==> flow/design.v <==
module solver (
    input clk,
    input reset,
    input insert,
    input advance,
    input [3:0] value,
    output [40:0] solution
);
(* mem2reg *)
reg [40:0] counts [9];
assign solution =
    counts[0] + counts[1] + counts[2]
    + counts[3] + counts[4] + counts[5]
    + counts[6] + counts[7] + counts[8];
always @(posedge clk) begin
    if (reset) begin
        for (integer i = 0; i < 9; i = i + 1) begin
            counts[i] <= 0;
        end
    end if (insert) begin
        counts[value] <= counts[value] + 1;
    end if (advance) begin
        for (integer i = 1; i < 7; i = i + 1) begin
            counts[i - 1] <= counts[i];
        end
        counts[6] <= counts[7] + counts[0];
        counts[7] <= counts[8];
        counts[8] <= counts[0];
    end
end
endmodule
; From RTL to reports: solver
; Tool output for the design above before and after an edit, in the order of the flow.
; "orig" refers to lines of the RTL above, "edited" to lines of the edited file.
; "change": "edited" minus "orig" as printed here. "rel_change_pct": 100 x difference / "orig".
; Operators carry their Yosys type and port widths (W data, S select, Z words).
; Cell names lack the library's common part.
; Not given: n/a
[setup]
top = solver
clock_port = clk
lib = sky130hd
corner = tt_025C_1v80

; Diff
; Unified diff, file above to edited file.
; The edited RTL no longer does the same as the RTL above: the edit was made by script, with no optimisation intended.
; begin of diff
@@ -5,6 +5,10 @@
     input advance,
     input [3:0] value,
-    output [40:0] solution
+    output [40:0] solution_ext
 );
+wire [40:0] solution;
+reg [40:0] solution_dly;
+always @(posedge clk) solution_dly <= solution;
+assign solution_ext = solution_dly;
 (* mem2reg *)
 reg [40:0] counts [9];
; end of diff

; After elaboration
; Yosys after proc, flatten, opt, wreduce and memory -nomap, before mapping. Enables and synchronous resets that opt folds into registers are not counted as muxes. Print and check cells are not counted. Equal cells are merged and count once.
[word_totals]
columns = item, orig, edited, change, rel_change_pct
row1 = regBits, 369, 410, 41, 11.11
row2 = in_bits, 8, 8, 0, 0.00
row3 = elab_cells, 66, 67, 1, 1.52
row4 = out_inout_bits, 41, 41, 0, 0.00
[op_classes]
columns = item, orig, edited, change, rel_change_pct
row1 = add_sub_neg, 10, 10, 0, 0.00
row2 = n_mux, 38, 38, 0, 0.00
row3 = eq_ne, 8, 8, 0, 0.00
row4 = reduce_logical, 1, 1, 0, 0.00
; Operator kinds equal on both sides are left out: 9.

; Logic depth
; Yosys ltp: most cells in a row. Word level: on the elaborated netlist, between registers, memories and ports. Mapped: between sequential cells and ports; inverters and the memories' decode and read muxes count.
[depth]
columns = item, orig, edited, change, rel_change_pct
row1 = depth_word, 8, 8, 0, 0.00
row2 = ABC_AREA, 0, 0, n/a, n/a
row3 = depth_mapped, 20, 20, 0, 0.00
row4 = mapped_depth_nobuf, 20, 20, 0, 0.00

; After synthesis
; The flow's flattened synthesis, as Yosys stat reports it; memories are mapped. The netlist is that of the ABC_AREA named above (0 if unset); the other value can give another one.
[synth_totals]
columns = item, orig, edited, change, rel_change_pct
row1 = cell_count, 3480, 3521, 41, 1.18
row2 = buf_cells, 241, 241, 0, 0.00
row3 = ff_cells, 369, 410, 41, 11.11
row4 = yosys_area_um2, 30037.6, 30858.3, 820.7, 2.73
row5 = seq_area_um2, 7387.1, 8207.9, 820.8, 11.11
[types]
columns = type, orig, edited, change, rel_change_pct
row1 = dfxtp_1, 369, 410, 41, 11.11
; Cell types equal on both sides are left out: 107.

; Timing after synthesis
; Path of least setup slack by OpenSTA after synthesis, without wires, with an ideal clock, recovery checks aside; 20% of the period is set as input and as output delay. Where synthesis merged equal registers, the netlist keeps one of their names.
[synth_timing]
columns = item, orig, edited, change, rel_change_pct
row1 = path_kind, reg-to-output, reg-to-reg, n/a, n/a
row2 = start, reg counts[0][2], reg counts[0][2], n/a, n/a
row3 = end, out solution[40], reg solution_dly[40], n/a, n/a
row4 = setup_slack_ns, 1.841, 3.644, 1.803, n/a
row5 = delay_ns, 5.359, 5.356, -0.003, -0.06
row6 = setup_time_ns, n/a, 0.121, n/a, n/a
row7 = n_path_buf, 0, 0, 0, n/a
row8 = required_time_ns, 7.200, 8.879, 1.679, 23.32
row9 = arrival_ns, 5.359, 5.235, -0.124, -2.31
row10 = output_delay_ns, 1.800, n/a, n/a, n/a
row11 = clock_period_ns, 9.0, 9.0, 0.0, 0.00
row12 = driving_pins, 21, 21, 0, 0.00
row13 = t_first_pin_ns, 0.000, 0.000, 0.000, n/a
row14 = period_less_setup_slack_ns, 7.159, 5.356, -1.803, -25.19
; "delay_ns" = arrival - input delay + setup time.
; At an output port there is no setup time.
; "driving_pins" counts driving pins, that of a launching flip-flop among them; a cell with two outputs on the path counts twice.
; "period_less_setup_slack_ns" = period - worst setup slack (recovery checks aside). The figure is calculated, with input and output delays left at 20% of the set period.
; The rows between start and end are the longest chain of elaborated cells between them; the timing report does not say that the signal goes this way. Where chains are equally long, one stands for them.
; A line is the first line of the expression or statement that the cell stems from. Yosys adds cells for indexed reads and writes and turns some case tables into memories.
; At most two assigning lines are given for a register; there are more.
[synth_between_orig]
cell_sequence = dfxtp_1 > inv_1 > fa_1 > inv_1 > fa_1 > fa_1 > inv_1 > fa_1 > inv_1 > ha_1 > fa_1 > a211oi_1 > o21bai_1 > nor2_1 > o41ai_1 > a31oi_1 > o41ai_1 > a211o_1 > a31o_2 > a31oi_1 > xnor2_1
elab_chain_len = 8
cone_cells = 8
cone_lines = 1
cone_classes = add/sub (8)
[synth_lines_orig]
columns = item, line_no
row1 = from (decl), 10  ; reg [40:0] counts [9];
row2 = from (assign), 21  ; counts[value] <= counts[value] + 1;
row3 = from (assign), 24  ; counts[i - 1] <= counts[i];
row4 = $add A41 B41 Y41 x8, 12  ; counts[0] + counts[1] + counts[2]
row5 = to (decl), 7  ; output [40:0] solution
[synth_between_edited]
cell_sequence = dfxtp_1 > inv_1 > fa_1 > inv_1 > fa_1 > fa_1 > inv_1 > fa_1 > inv_1 > ha_1 > fa_1 > a211oi_1 > o21bai_1 > nor2_1 > o41ai_1 > a31oi_1 > o41ai_1 > a211o_1 > a31o_2 > a31oi_1 > xnor2_1
elab_chain_len = 8
cone_cells = 8
cone_lines = 1
cone_classes = add/sub (8)
[synth_lines_edited]
columns = item, line_no
row1 = from (decl), 14  ; reg [40:0] counts [9];
row2 = from (assign), 25  ; counts[value] <= counts[value] + 1;
row3 = from (assign), 28  ; counts[i - 1] <= counts[i];
row4 = $add A41 B41 Y41 x8, 16  ; counts[0] + counts[1] + counts[2]
row5 = to (assign), 11  ; always @(posedge clk) solution_dly <= solution;
row6 = to (decl), 10  ; reg [40:0] solution_dly;

; Worst path after layout
; Path of least setup slack in the final report of the runs of pair A (OpenROAD, finished layout, wires in). Where an end is a register, its clock arrival counts in the times.
[layout_timing]
columns = item, orig, edited, change, rel_change_pct
row1 = path_kind, reg-to-output, input-to-reg, n/a, n/a
row2 = start, reg counts[0][2], in value[1], n/a, n/a
row3 = end, out solution[40], reg counts[3][40], n/a, n/a
row4 = required_time_ns, 7.20, 9.47, 2.27, 31.53
row5 = t_first_pin_ns, 0.59, 1.80, 1.21, 205.08
row6 = output_delay_ns, 1.80, n/a, n/a, n/a
row7 = arrival_ns, 6.89, 7.36, 0.47, 6.82
row8 = setup_time_ns, n/a, 0.12, n/a, n/a
row9 = clock_period_ns, 9.0, 9.0, 0.0, 0.00
row10 = in_delay_ns, n/a, 1.80, n/a, n/a
row11 = driving_pins, 24, 16, -8, -33.33
row12 = setup_slack_ns, 0.31, 2.11, 1.80, n/a
row13 = n_path_buf, 3, 3, 0, 0.00
; The rows between start and end are the longest chain of elaborated cells between them; the timing report does not say that the signal goes this way. Where chains are equally long, one stands for them.
; At most two assigning lines are given for a register; there are more.
[layout_between_orig]
cell_sequence = dfxtp_1 > inv_1 > fa_1 > inv_1 > fa_1 > fa_1 > inv_1 > fa_1 > inv_1 > ha_1 > fa_1 > a211oi_1 > o21bai_1 > nor2_1 > o41ai_1 > buf_4 > a31oi_4 > o41ai_1 > buf_4 > a211o_1 > a31o_2 > a31oi_1 > xnor2_1 > clkdlybuf4s50_1
elab_chain_len = 8
cone_cells = 8
cone_lines = 1
cone_classes = add/sub (8)
[layout_lines_orig]
columns = item, line_no
row1 = from (decl), 10  ; reg [40:0] counts [9];
row2 = from (assign), 21  ; counts[value] <= counts[value] + 1;
row3 = from (assign), 24  ; counts[i - 1] <= counts[i];
row4 = $add A41 B41 Y41 x8, 12  ; counts[0] + counts[1] + counts[2]
row5 = to (decl), 7  ; output [40:0] solution
[layout_between_edited]
cell_sequence = buf_4 > buf_4 > and3b_1 > a222oi_1 > o311a_1 > inv_1 > ha_1 > inv_1 > a221oi_2 > nand3_1 > nor3_4 > buf_4 > nand2_1 > or4_1 > nand2_2 > o21ai_1
elab_chain_len = 7
cone_cells = 15
cone_lines = 3
cone_classes = add/sub (1); eq/ne (8); mux (5); reduce/logical (1)
[layout_lines_edited]
columns = item, line_no
row1 = from (decl), 6  ; input [3:0] value,
row2 = $eq A4 B4 Y1, 25  ; counts[value] <= counts[value] + 1;
row3 = $pmux W41 S9, 25
row4 = $mux W41, 24  ; end if (insert) begin
row5 = $add A41 B1 Y41, 25
row6 = $mux W41, 25
row7 = $mux W41, 24
row8 = $mux W41, 26  ; end if (advance) begin
row9 = to (assign), 25
row10 = to (assign), 28  ; counts[i - 1] <= counts[i];
row11 = to (decl), 14  ; reg [40:0] counts [9];

; Layout results
; Runs of the flow (Yosys, OpenROAD) on both versions; the two runs of a pair have the same settings. The constraints put input and output delay at 20% of the set period each and load the outputs with 0.01 pF.
[flow_settings_pair_A]
CORE_UTILIZATION = 40
period_ns = 9.0
CAP_MARGIN = 20
CORE_MARGIN = 2
SLEW_MARGIN = 20
[measured_pair_A]
columns = item, orig, edited, change, rel_change_pct
row1 = tns_ns, 0.000, 0.000, 0.000, n/a
row2 = power_total_uw, 13919, 11565, -2354, -16.91
row3 = post_route_util_pct, 44.0, 44.1, 0.1, n/a
row4 = die_footprint_um2, 77300.7, 79383.1, 2082.4, 2.69
row5 = fin_ws_ns, 0.309, 2.111, 1.802, n/a
row6 = holdWs_ns, 0.479, 0.486, 0.007, n/a
row7 = post_synth_area_um2, 30037.6, 30858.3, 820.7, 2.73
row8 = finalCellArea_um2, 32790.2, 33628.5, 838.3, 2.56
row9 = period_reached_ns, 8.691, 6.889, -1.802, -20.73
[flow_settings_pair_B]
CELL_PAD_IN_SITES_GLOBAL_PLACEMENT = 1
CORE_MARGIN = 9
CORE_UTILIZATION = 21
CTS_CLUSTER_SIZE = 29
GPL_TIMING_DRIVEN = 0
MIN_ROUTING_LAYER = met1
PLACE_DENSITY_LB_ADDON = 0.18
SETUP_SLACK_MARGIN = 0.78
SLEW_MARGIN = 15
TNS_END_PERCENT = 40
period_ns = 6.38
CAP_MARGIN = 20
[measured_pair_B]
columns = item, orig, edited, change, rel_change_pct
row1 = tns_ns, -20.932, 0.000, 20.932, n/a
row2 = power_total_uw, 22290, 20015, -2275, -10.21
row3 = post_route_util_pct, 25.9, 25.3, -0.6, n/a
row4 = die_footprint_um2, 156974.0, 161070.0, 4096.0, 2.61
row5 = fin_ws_ns, -1.223, 0.774, 1.997, n/a
row6 = holdWs_ns, 0.480, 0.475, -0.005, n/a
row7 = post_synth_area_um2, 30037.6, 30858.3, 820.7, 2.73
row8 = finalCellArea_um2, 36780.3, 36887.9, 107.6, 0.29
row9 = period_reached_ns, 7.603, 5.606, -1.997, -26.27
; "period_reached_ns" = clock period - worst setup slack. The figure is calculated, with input and output delays left at 20% of the set period.
; "power_total_uw" rests on the timing tool's default activity at the inputs, not on a simulated workload.
